==> flow/design.v <==
`timescale 1ns / 1ps
module PC(input clk,input rst, 
	input [31:0]jump_address,
	input[31:0] alu_ou_result,
	input [31:0]alu_result,
	input [1:0]pc_source,
	input zero,
	input pcwrite ,
	input pcwrite_cond,
	output reg [31:0] pc_out
    );
	 wire pc_in;
	 assign pc_in=pcwrite||(zero&&pcwrite_cond);
	always@(posedge clk or posedge rst)begin
		if(rst)begin
			pc_out<=0;
		end
		else begin
			if(pc_in)begin
				case(pc_source)
					2'b00:pc_out<=pc_out+1;
					2'b01:pc_out<=alu_ou_result;
					2'b10:pc_out<=jump_address;
					default:pc_out<=alu_result;
				endcase
			end
		end
	end
endmodule
`timescale 1ns / 1ps
module Instruction_reg(input [31:0]instruction,
input IRwrite,
input clk,
input rst,
output reg[5:0]opcode,
output reg[5:0]func,
output reg[31:0]jump_address,
output reg[4:0]rs,
output reg[4:0]rt,
output reg[4:0]rd,
output reg[31:0]signextend
    );
always@(posedge clk or posedge rst)begin
	if(rst)begin
		opcode<=0;
		rs<=0;
		rt<=0;
		rd<=0;
		func<=0;
		jump_address<=0;
		signextend<=0;
	end	
	else begin
		if(IRwrite)begin
			opcode<=instruction[31:26];
			rs<=instruction[25:21];
			rt<=instruction[20:16];
			rd<=instruction[15:11];
			func<=instruction[5:0];
			jump_address<={16'b0, instruction[15:0]};
			signextend<= {{16{instruction[15]}}, instruction[15:0]};
		end	
	end 
end
endmodule
`timescale 1ns / 1ps
module memory_data_register(input [31:0]data_in,
	input clk,input rst,
	output reg [31:0]mdr_result
    );
	always@(posedge clk or posedge rst)begin
		if(rst)begin
			mdr_result<=0;
		end
		else
			mdr_result<=data_in;
	end
endmodule
`timescale 1ns / 1ps
module controlunit (
    input clk,
    input rst,
    input [5:0] opcode,
    output PCWrite,
    output IorD,
    output MemWrite,
    output IRWrite,
    output ALUSrcA,
    output [1:0] ALUSrcB,
    output [1:0] ALUOp,
    output MemtoReg,
    output RegWrite,
    output RegDst,
    output PCWriteCond,
    output MemRead,
    output [1:0] PCSource,
    output Branch
    );
  reg PCWrite_reg, IorD_reg, MemWrite_reg, IRWrite_reg, ALUSrcA_reg, MemtoReg_reg, RegWrite_reg, RegDst_reg, PCWriteCond_reg, MemRead_reg, Branch_reg;
  reg [1:0] PCSource_reg;
  reg [1:0] ALUSrcB_reg;
  reg [1:0] ALUOp_reg;
    reg [3:0] next_state, current_state;
    parameter IDLE = 4'b0000, FETCH = 4'b0001, DECODE = 4'b0010, RTYP1 = 4'b0011, RTYP2 = 4'b0100, LW = 4'b0101,
    LW1 = 4'b0110, LW2 = 4'b0111, SW = 4'b1000, SW1 = 4'b1001, BEQ = 4'b1010, JUMP = 4'b1011;
    always@(posedge clk or posedge rst)
    begin 
        if(rst)
            current_state <= IDLE;
        else
            current_state <= next_state;
    end
    always@(current_state or opcode) begin
        case(current_state)
            IDLE: next_state = FETCH;
            FETCH: next_state= DECODE;
            DECODE: 
                case(opcode)
                    6'b000000: next_state = RTYP1;
                    6'b100011: next_state = LW;
                    6'b101011: next_state = SW;
                    6'b000100: next_state = BEQ;
                    6'b001000: next_state = JUMP;
                    default: next_state = IDLE;
                endcase
            RTYP1: next_state = RTYP2;
            LW: next_state = LW1;
            LW1: next_state = LW2;
            SW: next_state = SW1;
            SW1: next_state = IDLE;
            LW2: next_state = IDLE;
            RTYP2: next_state = IDLE;
            BEQ: next_state = IDLE;
            JUMP: next_state = IDLE;
            default: next_state = IDLE;
        endcase
    end
    always@(current_state)
    begin
            PCWrite_reg = 0;
            IorD_reg = 0;
            MemWrite_reg = 0;
            IRWrite_reg = 0;
            ALUSrcA_reg = 0;
            ALUSrcB_reg = 0;
            ALUOp_reg = 0;
            MemtoReg_reg = 0;
            RegWrite_reg = 0;
            RegDst_reg = 0;
            PCWriteCond_reg = 0;
            MemRead_reg = 0;
            PCSource_reg = 0;
            Branch_reg = 0;
        case(current_state)
            FETCH: begin
                PCWrite_reg = 1;
                IRWrite_reg = 1;
                ALUSrcB_reg = 2'b01;
					 MemRead_reg=1;
            end
            DECODE: begin
                ALUSrcB_reg = 2'b11;
            end
            RTYP1: begin
                ALUSrcA_reg = 1;
                ALUOp_reg = 2'b10;
            end
            RTYP2: begin
                RegDst_reg = 1;
                RegWrite_reg = 1;
            end
            LW, SW: begin
                ALUSrcA_reg = 1;
                ALUSrcB_reg = 2'b10;
            end
            LW1: begin
                IorD_reg = 1;
                MemRead_reg = 1;
            end
            LW2: begin
                MemtoReg_reg = 1;
                RegWrite_reg = 1;
            end
            SW1: begin
                IorD_reg = 1;
                MemWrite_reg = 1;
            end
            BEQ: begin
                ALUSrcA_reg = 1;
                ALUOp_reg = 2'b01;
                PCSource_reg = 2'b01;
                PCWriteCond_reg = 1;
                Branch_reg = 1;
            end
            JUMP: begin
                PCSource_reg = 2'b10;
                PCWrite_reg = 1;
            end
        endcase
    end
    assign PCWrite = PCWrite_reg;
    assign IorD = IorD_reg;
    assign MemWrite = MemWrite_reg;
    assign IRWrite = IRWrite_reg;
    assign ALUSrcA = ALUSrcA_reg;
    assign ALUSrcB = ALUSrcB_reg;
    assign ALUOp = ALUOp_reg;
    assign MemtoReg = MemtoReg_reg;
    assign RegWrite = RegWrite_reg;
    assign RegDst = RegDst_reg;
    assign PCWriteCond = PCWriteCond_reg;
    assign MemRead = MemRead_reg;
    assign PCSource = PCSource_reg;
    assign Branch = Branch_reg;
endmodule
module Registers( input clk,input rst,
	input [4:0]rs,
	input [4:0]rt,
	input [4:0]rd,	
	input regdst,
	input regwrite,
	input memtoreg,
	input[31:0] alu_ou_result,
	input[31:0]mdr_result,
	output reg[31:0]rs_data,
	output reg[31:0]rt_data
    );
	reg [31:0] register [9:0];
	wire [4:0] wa = regdst ? rd : rt;
	always@(*)begin
		if(rst)begin
			rs_data=0;
			rt_data=0;
		end
		else begin
			rs_data=(rs<5'd10)?register[rs]:32'b0;
			rt_data=(rt<5'd10)?register[rt]:32'b0;
		end
	end
	always@(posedge clk)begin
		if(regwrite && wa<5'd10)begin
			if(memtoreg)begin
				register[wa]<=mdr_result;
			end
			else
				register[wa]<=alu_ou_result;
		end
	end
endmodule
module registerA(input clk,input rst, input [31:0]rs_data,
	output reg[31:0]A_out
    );
	always@(posedge clk or posedge rst)begin
		if(rst)
			A_out<=0;
		else
			A_out<=rs_data;
	end
endmodule
module registerB(input clk,input rst, input [31:0]rt_data,
	output reg[31:0]B_out
    );
	always@(posedge clk or posedge rst)begin
		if(rst)
			B_out<=0;
		else
			B_out<=rt_data;
	end
endmodule
module Alu_Control(input clk,input rst,
	input [5:0]func,
	input[1:0]alu_op,
	output reg[3:0] alu_control
    );
	always @(*) begin
    if (rst) begin
        alu_control = 4'b0000;
    end
    else begin
        case (alu_op)
            2'b10: case (func)
                6'b000000: alu_control = 4'b0010;
                6'b000001: alu_control = 4'b0110;
                6'b000010: alu_control = 4'b0000;
                default: alu_control = 4'b0010;
            endcase
            2'b01: alu_control = 4'b0110;
            2'b11: alu_control = 4'b0010;
            default: alu_control = 4'b0010;
        endcase
    end
end
endmodule
module ALU(alu_result,zero,clk,inputA,inputB,signextend,pc,alu_control,alu_src_A,alu_src_B);
  output reg [31:0] alu_result;
  output reg zero;
  input clk;
  input wire [31:0] inputA,inputB;
  input wire [31:0] signextend;
  input wire [31:0]pc;
  input wire [3:0] alu_control;
  input wire alu_src_A;
  input wire [1:0]alu_src_B;
 reg [31:0] input1,input2;
  always@(*)begin
	if(alu_src_A)
		input1=inputA;
	else
		input1=pc;
  end
  always@(*)begin
	case(alu_src_B)
		2'b00:input2=inputB;
		2'b01:input2=1;
		default:input2=signextend;
	endcase	
  end
  always @(*)
      begin
          case (alu_control)
          4'b0010: alu_result = input1 + input2; 
          4'b0110: alu_result = input1 - input2; 
          4'b0000: alu_result = input1 & input2; 
          4'b0001: alu_result = input1 | input2; 
          4'b1100: alu_result = ~(input1 | input2); 
          4'b1001: alu_result = input2 << input1 ; 
          default: alu_result = input1 + input2;
       endcase
      end
  always@(alu_result)       
    begin
      if(alu_result == 32'h0000_0000)
            zero = 1'b1;
        else
            zero = 1'b0;
    end
endmodule
`timescale 1ns / 1ps
module ALUreg(input[31:0]alu_result,
	input clk,input rst,
	output reg[31:0]alu_ou_result
    );
	always@(posedge clk or posedge rst)begin
		if(rst)
			alu_ou_result<=0;
		else
			alu_ou_result<=alu_result;
	end
endmodule
`timescale 1ns / 1ps
module Integration(input clk,
	 input rst,
	 output [31:0]mem_addr,
	 output [31:0]mem_wdata,
	 output mem_we,
	 input [31:0]mem_rdata
 );
 	wire [5:0]func;
	wire [31:0]signextend;
	wire [31:0]rs_data;
	wire [31:0]rt_data;
	 wire [31:0]mdr_result;
	 wire [31:0]A_out;
	  wire [31:0]B_out;
	  wire [31:0]alu_ou_result;
	   wire[3:0]alu_control;
	 wire zero;
	 wire [31:0]instruction;
	 wire [31:0]pc_out;
	 wire [31:0]jump_address;
	 wire [31:0]alu_result;
	 wire [5:0] opcode;
	 wire [4:0] rs;
	 wire [4:0] rt;
	 wire [4:0] rd;
	 wire PCWrite;
	 wire IorD;
	 wire MemWrite;
	 wire IRWrite;
	 wire ALUSrcA;
	 wire [1:0] ALUSrcB;
	 wire [1:0] ALUOp;
	 wire MemtoReg;
	 wire RegWrite;
	 wire RegDst;
	 wire PCWriteCond;
	 wire MemRead;
	 wire [1:0] PCSource;
	 wire Branch;
	assign instruction = mem_rdata;
	assign mem_addr = IorD ? alu_ou_result : pc_out;
	assign mem_wdata = B_out;
	assign mem_we = MemWrite;
PC pc (
    .clk(clk), 
    .rst(rst), 
    .jump_address(jump_address),
    .alu_ou_result(alu_ou_result),
    .alu_result(alu_result),
    .pc_source(PCSource), 
    .zero(zero),
    .pcwrite(PCWrite), 
    .pcwrite_cond(PCWriteCond),
    .pc_out(pc_out)
    );
	Instruction_reg IR (
    .instruction(instruction), 
    .IRwrite(IRWrite), 
    .clk(clk), 
    .rst(rst), 
    .opcode(opcode), 
    .func(func), 
    .jump_address(jump_address), 
    .rs(rs), 
    .rt(rt), 
    .rd(rd), 
    .signextend(signextend)
    );
	 memory_data_register mdr (
    .data_in(mem_rdata), 
    .clk(clk), 
    .rst(rst), 
    .mdr_result(mdr_result)
    );
	 controlunit control (
    .clk(clk), 
    .rst(rst), 
    .opcode(opcode), 
    .PCWrite(PCWrite), 
    .IorD(IorD), 
    .MemWrite(MemWrite), 
    .IRWrite(IRWrite), 
    .ALUSrcA(ALUSrcA), 
    .ALUSrcB(ALUSrcB), 
    .ALUOp(ALUOp), 
    .MemtoReg(MemtoReg), 
    .RegWrite(RegWrite), 
    .RegDst(RegDst), 
    .PCWriteCond(PCWriteCond), 
    .MemRead(MemRead), 
    .PCSource(PCSource), 
    .Branch(Branch)
    );
	Registers registermem (
    .clk(clk), 
    .rst(rst), 
    .rs(rs), 
    .rt(rt), 
    .rd(rd), 
    .regdst(RegDst), 
    .regwrite(RegWrite), 
    .memtoreg(MemtoReg), 
    .alu_ou_result(alu_ou_result), 
    .mdr_result(mdr_result), 
    .rs_data(rs_data), 
    .rt_data(rt_data)
    );
	 registerA Areg (
    .clk(clk), 
    .rst(rst), 
    .rs_data(rs_data), 
    .A_out(A_out)
    );
	 registerB Breg (
    .clk(clk), 
    .rst(rst), 
    .rt_data(rt_data), 
    .B_out(B_out)
    );
	Alu_Control alu_cont(
    .clk(clk), 
    .rst(rst), 
    .func(func), 
    .alu_op(ALUOp), 
    .alu_control(alu_control)
    );
	ALU alu (
    .alu_result(alu_result), 
    .zero(zero), 
	 .clk(clk),
    .inputA(A_out), 
    .inputB(B_out), 
    .signextend(signextend), 
    .pc(pc_out), 
    .alu_control(alu_control), 
    .alu_src_A(ALUSrcA), 
    .alu_src_B(ALUSrcB)
    );
	 ALUreg alureg (
    .alu_result(alu_result), 
    .clk(clk), 
    .rst(rst), 
    .alu_ou_result(alu_ou_result)
    );
endmodule
# Tool chain data of Integration
# What the tools print for Integration, step after step.
# Lines are those of the file above, counted from 1.
# Cell names lack the library's common part.
# Not given: n/a
dict set report design {
  top {Integration}
  clock_port {clk}
  cell_library {sky130hd}
  corner {tt_025C_1v80}
}

# Elaborated design
# Source: Yosys, flattened and elaborated, memories not mapped. Widths are those after wreduce; folded enables and synchronous resets count as part of the registers. Registers that Yosys merges into a memory's read port (data or address) are not register bits. Print and check cells do not count.
# Yosys's memory passes give these memory sizes; they may raise the number of words (mostly to a power of two), join words into wider ones and drop unused or constant bits.
dict set report word_totals {
  register_bits 223
  mem_bits_rw 320
  romBits 272
  n_memories 2
  input_bits 34
  output_inout_bits 65
  elab_cells 81
}
# memory size word_bits rd write_ports line_no
set mem_list {}
lappend mem_list {registermem.register 10 32 2 1 228} ;# reg [31:0] register [9:0];
lappend mem_list {{(name not given)} 16 17 1 0 154} ;# case(current_state)
dict set report classes {
  add_sub_neg 3
  cmp 3
  eq_ne 21
  shifts 1
  mux 25
  n_logic 4
  reduce_and_logical 9
}
# cell count
set op_table {}
lappend op_table {{two-way mux 32 bit} 11}
lappend op_table {{case mux 32 bit (select 5 bit)} 1}
lappend op_table {{case mux 32 bit (select 3 bit)} 1}
lappend op_table {{case mux 32 bit (select 2 bit)} 1}
lappend op_table {{adder 32 x 1 -> 32 bit with constant B} 1}
lappend op_table {{adder 32 bit} 1}
lappend op_table {{subtractor 32 bit} 1}
lappend op_table {{AND 32 bit} 1}
lappend op_table {{bitwise OR 32 bit} 1}
lappend op_table {{left shift 32 x 32 -> 32 bit} 1}
lappend op_table {{NOT 32 bit} 1}
lappend op_table {{logical NOT 32 bit} 1}
lappend op_table {{case mux 4 bit (select 7 bit)} 1}
lappend op_table {{case mux 4 bit (select 5 bit)} 1}
lappend op_table {{less-than comparator 5 x 4 -> 1 bit with constant B} 3}
lappend op_table {{== test 4 x 3 -> 1 bit with constant B} 3}
lappend op_table {{== test 4 bit with constant B} 3}
lappend op_table {{== test 6 bit with constant B} 2}
lappend op_table {{== test 4 x 1 -> 1 bit with constant B} 2}
lappend op_table {{== test 4 x 2 -> 1 bit with constant B} 2}
lappend op_table {{logical NOT 4 bit} 2}
lappend op_table {{case mux 4 bit (select 2 bit)} 1}
lappend op_table {{== test 2 x 1 -> 1 bit with constant B} 3}
lappend op_table {{== test 6 x 1 -> 1 bit with constant B} 1}
lappend op_table {{== test 6 x 2 -> 1 bit with constant B} 1}
lappend op_table {{== test 6 x 3 -> 1 bit with constant B} 1}
lappend op_table {{== test 6 x 4 -> 1 bit with constant B} 1}
lappend op_table {{logical NOT 6 bit} 1}
# Not listed: further kinds 9, cells in them 16.

# Logic depth
# Longest topological path by Yosys (ltp), each cell counted once; first at word level (registers and memories cut), then after technology mapping (sequential cells cut; the memories' decode and read muxes count).
dict set report depth {
  word_depth 10
  abc_area 0
  depth_mapped 31
}

# After synthesis
# The flow's flattened synthesis, as Yosys stat reports it; memories are mapped. The netlist is that of the ABC_AREA named above (0 if unset); the other value can give another one.
dict set report mapped {
  cell_count 2150
  area_um2 27400.0
  seqArea_um2 14513.9
  ff_cells 516
  n_buf 143
}
# cell count type_area_um2
set by_type {}
lappend by_type {edfxtp_1 320 9.61E+03}
lappend by_type {dfrtp_1 196 4.9E+03}
lappend by_type {mux4_2 128 2.88E+03}
lappend by_type {mux2_2 102 1.15E+03}
lappend by_type {a211oi_1 137 1.03E+03}
lappend by_type {mux2i_1 100 1000.96}
lappend by_type {o21ai_0 118 590.566}
lappend by_type {a21oi_1 101 505.485}
lappend by_type {ha_1 38 475.456}
lappend by_type {nand2_1 125 469.2}
lappend by_type {nor2b_1 75 469.2}
lappend by_type {nor2_1 97 364.099}
lappend by_type {clkbuf_1 91 341.578}
lappend by_type {xnor2_1 32 280.269}
lappend by_type {xor2_1 21 183.926}
lappend by_type {inv_1 45 168.912}
lappend by_type {nor3_1 32 160.154}
lappend by_type {o22ai_1 24 150.144}
# Not listed: further types 68, cells in them 368.
# By module: a second synthesis without flattening, with its own total; a netlist apart from the flattened one above.
dict set report hier_totals {
  hier_cells 2686
  hier_area_um2 31483.9
}
# Each row is one instance without its submodules.
# module instances n_cells area_um2 mod_seq_area_um2
set by_module {}
lappend by_module {Registers 1 919 15322.2 9609.2}
lappend by_module {ALU 1 1060 7151.9 0.0}
lappend by_module {PC 1 334 2880.3 800.8}
lappend by_module {Instruction_reg 1 129 1795.5 800.8}
lappend by_module {ALUreg 1 33 804.5 800.8}
lappend by_module {memory_data_register 1 33 804.5 800.8}
lappend by_module {registerA 1 33 804.5 800.8}
lappend by_module {registerB 1 33 804.5 800.8}
lappend by_module {Integration 1 36 544.3 0.0}
lappend by_module {controlunit 1 60 464.2 100.1}
lappend by_module {Alu_Control 1 16 107.6 0.0}

# Path before layout
# Path of least setup slack by OpenSTA after synthesis, without wires, with an ideal clock, recovery checks aside; 20% of the period is set as input and as output delay. Where synthesis merged equal registers, the netlist keeps one of their names.
dict set report synth_timing {
  path_type {input port to flip-flop}
  startpoint {in rst}
  endpoint {reg pc.pc_out[11]}
  tclk_ns 8.0
  in_delay_ns 1.600
  setup_ns 0.143
  t_first_pin_ns 1.600
  t_arrival_ns 10.052
  t_required_ns 7.857
  path_slack_ns -2.195
  delay_ns 8.595
  path_stages 17
  path_buffers 2
  synth_period_reached_ns 10.195
}
# "delay_ns" is the arrival time less input delay plus setup time.
# "path_stages": output pins that drive a net of the path, with the launching flip-flop's if there is one; two outputs of one cell count as two.
# "synth_period_reached_ns" = period - worst setup slack (recovery checks aside). The figure is calculated, with input and output delays left at 20% of the set period.
# The rows between start and end are the longest chain of elaborated cells between them; the timing report does not say that the signal goes this way. Where chains are equally long, one stands for them.
# Each line given opens the expression or statement behind the cell; cells for indexed reads and writes are added by Yosys, which also makes memories of some case tables.
# A register here has more assigning lines than the two given.
dict set report synth_between {
  cell_sequence {inv_1 -> nand2_1 -> clkbuf_1 -> a21oi_1 -> ha_1 -> nor2b_1 -> o31a_1 -> o2111a_1 -> or4_1 -> a32o_1 -> or4_1 -> nor3b_1 -> and4_1 -> nand4_1 -> nor2_1 -> buf_4 -> o32ai_1}
  elab_chain_cells 7
  cone_cells 12
  cone_lines 5
  classes_between {4 x eq/ne; 4 x mux; 4 x reduce/logical}
}
# item line_no
set synth_lines {}
lappend synth_lines {{start: declaration} 352} ;# input rst,
lappend synth_lines {{two-way mux 4 bit} 276} ;# if (rst) begin
lappend synth_lines {{== test 4 bit} 320} ;# case (alu_control)
lappend synth_lines {{case mux 32 bit (select 5 bit)} 320}
lappend synth_lines {{logical NOT 32 bit} 332} ;# if(alu_result == 32'h0000_0000)
lappend synth_lines {{two-way mux 1 bit} 332}
lappend synth_lines {{logical AND 1 bit} 13} ;# assign pc_in=pcwrite||(zero&&pcwrite_cond);
lappend synth_lines {{logical OR 1 bit} 13}
lappend synth_lines {{end: assignment} 21} ;# 2'b00:pc_out<=pc_out+1;
lappend synth_lines {{end: assignment} 22} ;# 2'b01:pc_out<=alu_ou_result;
lappend synth_lines {{end: declaration} 10} ;# output reg [31:0] pc_out
# Some nets on the timed path still bear RTL names; the line given drives or declares the net.
# signal line_no
set synth_named_nets {}
lappend synth_named_nets {alu.alu_result[13] 320}

# Path in the finished layout
# Path of least setup slack in the final report of stored run 1 (OpenROAD, finished layout, wires in). Where an end is a register, its clock arrival counts in the times.
dict set report layout_timing {
  path_type {flip-flop to flip-flop}
  startpoint {reg control.current_state[0]}
  endpoint {reg pc.pc_out[30]}
  tclk_ns 5.31
  setup_ns 0.11
  t_first_pin_ns 0.61
  t_arrival_ns 6.29
  t_required_ns 5.79
  path_slack_ns -0.50
  path_stages 28
  path_buffers 6
}
# The rows between start and end are the longest chain of elaborated cells between them; the timing report does not say that the signal goes this way. Where chains are equally long, one stands for them.
# The chain passes a memory read, where the word-level depth is cut; so it can be longer than that depth.
# A register here has more assigning lines than the two given.
dict set report layout_between {
  cell_sequence {dfrtp_1 -> inv_2 -> ha_4 -> buf_6 -> mux2i_4 -> o21a_1 -> buf_6 -> o32ai_4 -> buf_4 -> nand2_2 -> a21oi_4 -> buf_6 -> nor2_1 -> xor2_1 -> ha_1 -> o211a_1 -> o31a_1 -> o2111a_2 -> or4_4 -> a32o_2 -> or4_4 -> nor3b_4 -> and4_1 -> nand4_1 -> nor2_4 -> buf_6 -> buf_12 -> o21ai_2}
  elab_chain_cells 10
  cone_cells 29
  classes_between {2 x add/sub; 9 x eq/ne; 1 x shift; 7 x mux; 3 x logic; 6 x reduce/logical; 1 x memory}
}
# item line_no
set layout_lines {}
lappend layout_lines {{start: declaration} 103} ;# reg [3:0] next_state, current_state;
lappend layout_lines {{start: assignment} 109} ;# current_state <= IDLE;
lappend layout_lines {{start: assignment} 111} ;# current_state <= next_state;
lappend layout_lines {{memory (16 x 17 bit)} 154} ;# case(current_state)
lappend layout_lines {{== test 2 x 1 -> 1 bit} 312} ;# case(alu_src_B)
lappend layout_lines {{case mux 32 bit (select 2 bit)} 312}
lappend layout_lines {{bitwise OR 32 bit} 325} ;# 4'b1100: alu_result = ~(input1 | input2);
lappend layout_lines {{NOT 32 bit} 325}
lappend layout_lines {{case mux 32 bit (select 5 bit)} 320} ;# case (alu_control)
lappend layout_lines {{logical NOT 32 bit} 332} ;# if(alu_result == 32'h0000_0000)
lappend layout_lines {{two-way mux 1 bit} 332}
lappend layout_lines {{logical AND 1 bit} 13} ;# assign pc_in=pcwrite||(zero&&pcwrite_cond);
lappend layout_lines {{logical OR 1 bit} 13}
lappend layout_lines {{end: assignment} 21} ;# 2'b00:pc_out<=pc_out+1;
lappend layout_lines {{end: assignment} 22} ;# 2'b01:pc_out<=alu_ou_result;
lappend layout_lines {{end: declaration} 10} ;# output reg [31:0] pc_out
# Some nets on the timed path still bear RTL names; the line given drives or declares the net.
# signal line_no
set layout_named_nets {}
lappend layout_named_nets {alu.alu_result[13] 320}

Appendix: measured runs

Measured results for Integration: 3 stored runs of the Yosys and OpenROAD flow on sky130hd. The settings differ; the order carries no meaning. The constraints put input and output delay at 20% of the set period each and load the outputs with 0.01 pF.
"period_less_ws_ns" means the clock period less the worst setup slack. The figure is calculated, with input and output delays left at 20% of the set period.
"worstPathTime_ns" means the part of the period allowed to the worst setup path (the constraints hold back 20% at inputs and 20% at outputs) less its slack; where the path has registers, the arrival times of their clocks count too.

[flow] stored run 1: files
==> flow/run.sh <==
#!/bin/bash
# the make line also repeats the synthesis and layout settings of config.mk as NAME=value (left out here)
make -C /OpenROAD-flow-scripts/flow DESIGN_CONFIG=/design/flow/config.mk WORK_HOME=/design/flow/orfs CLKGATE_MAP_FILE= finish
==> flow/config.mk <==
export PLATFORM = sky130hd
export DESIGN_NAME = Integration
export DESIGN_NICKNAME = Integration
export VERILOG_FILES = /design/flow/design.v
export SDC_FILE = /design/flow/constraint.sdc
export NUM_CORES = 4
export LEC_CHECK = 0
export CAP_MARGIN = 20
export CELL_PAD_IN_SITES_GLOBAL_PLACEMENT = 3
export CORE_ASPECT_RATIO = 0.83
export CORE_MARGIN = 5
export CORE_UTILIZATION = 35
export CTS_CLUSTER_SIZE = 63
export GPL_TIMING_DRIVEN = 1
export MAX_ROUTING_LAYER = met5
export PLACE_DENSITY = 0.55
export SLEW_MARGIN = 35
export TNS_END_PERCENT = 65
==> flow/constraint.sdc <==
create_clock -name core_clock -period 5.31 [get_ports {clk}]
set_input_delay 1.0620 -clock core_clock [delete_from_list [all_inputs] [get_ports {clk}]]
set_output_delay 1.0620 -clock core_clock [all_outputs]
set_load 0.01 [all_outputs]

[flow] stored run 1: metrics
[metrics] dieArea_um2 = 84005.3
[metrics] setupTns_ns = -13.700
[metrics] final_setup_ws_ns = -0.496
[metrics] period_less_ws_ns = 5.806
[metrics] layout_utilization_frac = 0.46
[metrics] finish.stdcell_area_um2 = 35734.3
[metrics] synthesis_area_um2 = 27400.0
[metrics] worst_hold_slack_ns = 0.526
[metrics] worstPathTime_ns = 5.81
[metrics] critical_path_type = flip-flop to flip-flop

[flow] stored run 2: files
==> flow/run.sh <==
#!/bin/bash
# the make line also repeats the synthesis and layout settings of config.mk as NAME=value (left out here)
make -C /OpenROAD-flow-scripts/flow DESIGN_CONFIG=/design/flow/config.mk WORK_HOME=/design/flow/orfs CLKGATE_MAP_FILE= finish
==> flow/config.mk <==
export PLATFORM = sky130hd
export DESIGN_NAME = Integration
export DESIGN_NICKNAME = Integration
export VERILOG_FILES = /design/flow/design.v
export SDC_FILE = /design/flow/constraint.sdc
export NUM_CORES = 4
export LEC_CHECK = 0
export CAP_MARGIN = 35
export CORE_MARGIN = 8
export CORE_UTILIZATION = 40
export SLEW_MARGIN = 25
export TNS_END_PERCENT = 25
==> flow/constraint.sdc <==
create_clock -name core_clock -period 8.0 [get_ports {clk}]
set_input_delay 1.6000 -clock core_clock [delete_from_list [all_inputs] [get_ports {clk}]]
set_output_delay 1.6000 -clock core_clock [all_outputs]
set_load 0.01 [all_outputs]

[flow] stored run 2: metrics
[metrics] dieArea_um2 = 77131.2
[metrics] setupTns_ns = 0.000
[metrics] final_setup_ws_ns = 0.647
[metrics] period_less_ws_ns = 7.353
[metrics] layout_utilization_frac = 0.461
[metrics] finish.stdcell_area_um2 = 31437.7
[metrics] synthesis_area_um2 = 27400.0
[metrics] worst_hold_slack_ns = 0.541
[metrics] worstPathTime_ns = 7.35
[metrics] critical_path_type = flip-flop to flip-flop

[flow] stored run 3: files
==> flow/run.sh <==
#!/bin/bash
# the make line also repeats the synthesis and layout settings of config.mk as NAME=value (left out here)
make -C /OpenROAD-flow-scripts/flow DESIGN_CONFIG=/design/flow/config.mk WORK_HOME=/design/flow/orfs CLKGATE_MAP_FILE= finish
==> flow/config.mk <==
export PLATFORM = sky130hd
export DESIGN_NAME = Integration
export DESIGN_NICKNAME = Integration
export VERILOG_FILES = /design/flow/design.v
export SDC_FILE = /design/flow/constraint.sdc
export NUM_CORES = 4
export LEC_CHECK = 0
export ABC_AREA = 0
export CAP_MARGIN = 20
export CELL_PAD_IN_SITES_DETAIL_PLACEMENT = 1
export CELL_PAD_IN_SITES_GLOBAL_PLACEMENT = 2
export CORE_MARGIN = 6
export CORE_UTILIZATION = 40
export CTS_CLUSTER_DIAMETER = 239
export GPL_TIMING_DRIVEN = 0
export HOLD_SLACK_MARGIN = 0.16
export PLACE_DENSITY_LB_ADDON = 0.22
export SETUP_SLACK_MARGIN = 0.0
export SLEW_MARGIN = 20
export TNS_END_PERCENT = 95
==> flow/constraint.sdc <==
create_clock -name core_clock -period 8.49 [get_ports {clk}]
set_input_delay 1.6980 -clock core_clock [delete_from_list [all_inputs] [get_ports {clk}]]
set_output_delay 1.6980 -clock core_clock [all_outputs]
set_load 0.01 [all_outputs]

[flow] stored run 3: metrics
[metrics] dieArea_um2 = 74925.4
[metrics] setupTns_ns = 0.000
[metrics] final_setup_ws_ns = 0.326
[metrics] period_less_ws_ns = 8.164
[metrics] layout_utilization_frac = 0.471
[metrics] finish.stdcell_area_um2 = 31781.7
[metrics] synthesis_area_um2 = 27400.0
[metrics] worst_hold_slack_ns = 0.526
[metrics] worstPathTime_ns = 8.16
[metrics] critical_path_type = flip-flop to flip-flop
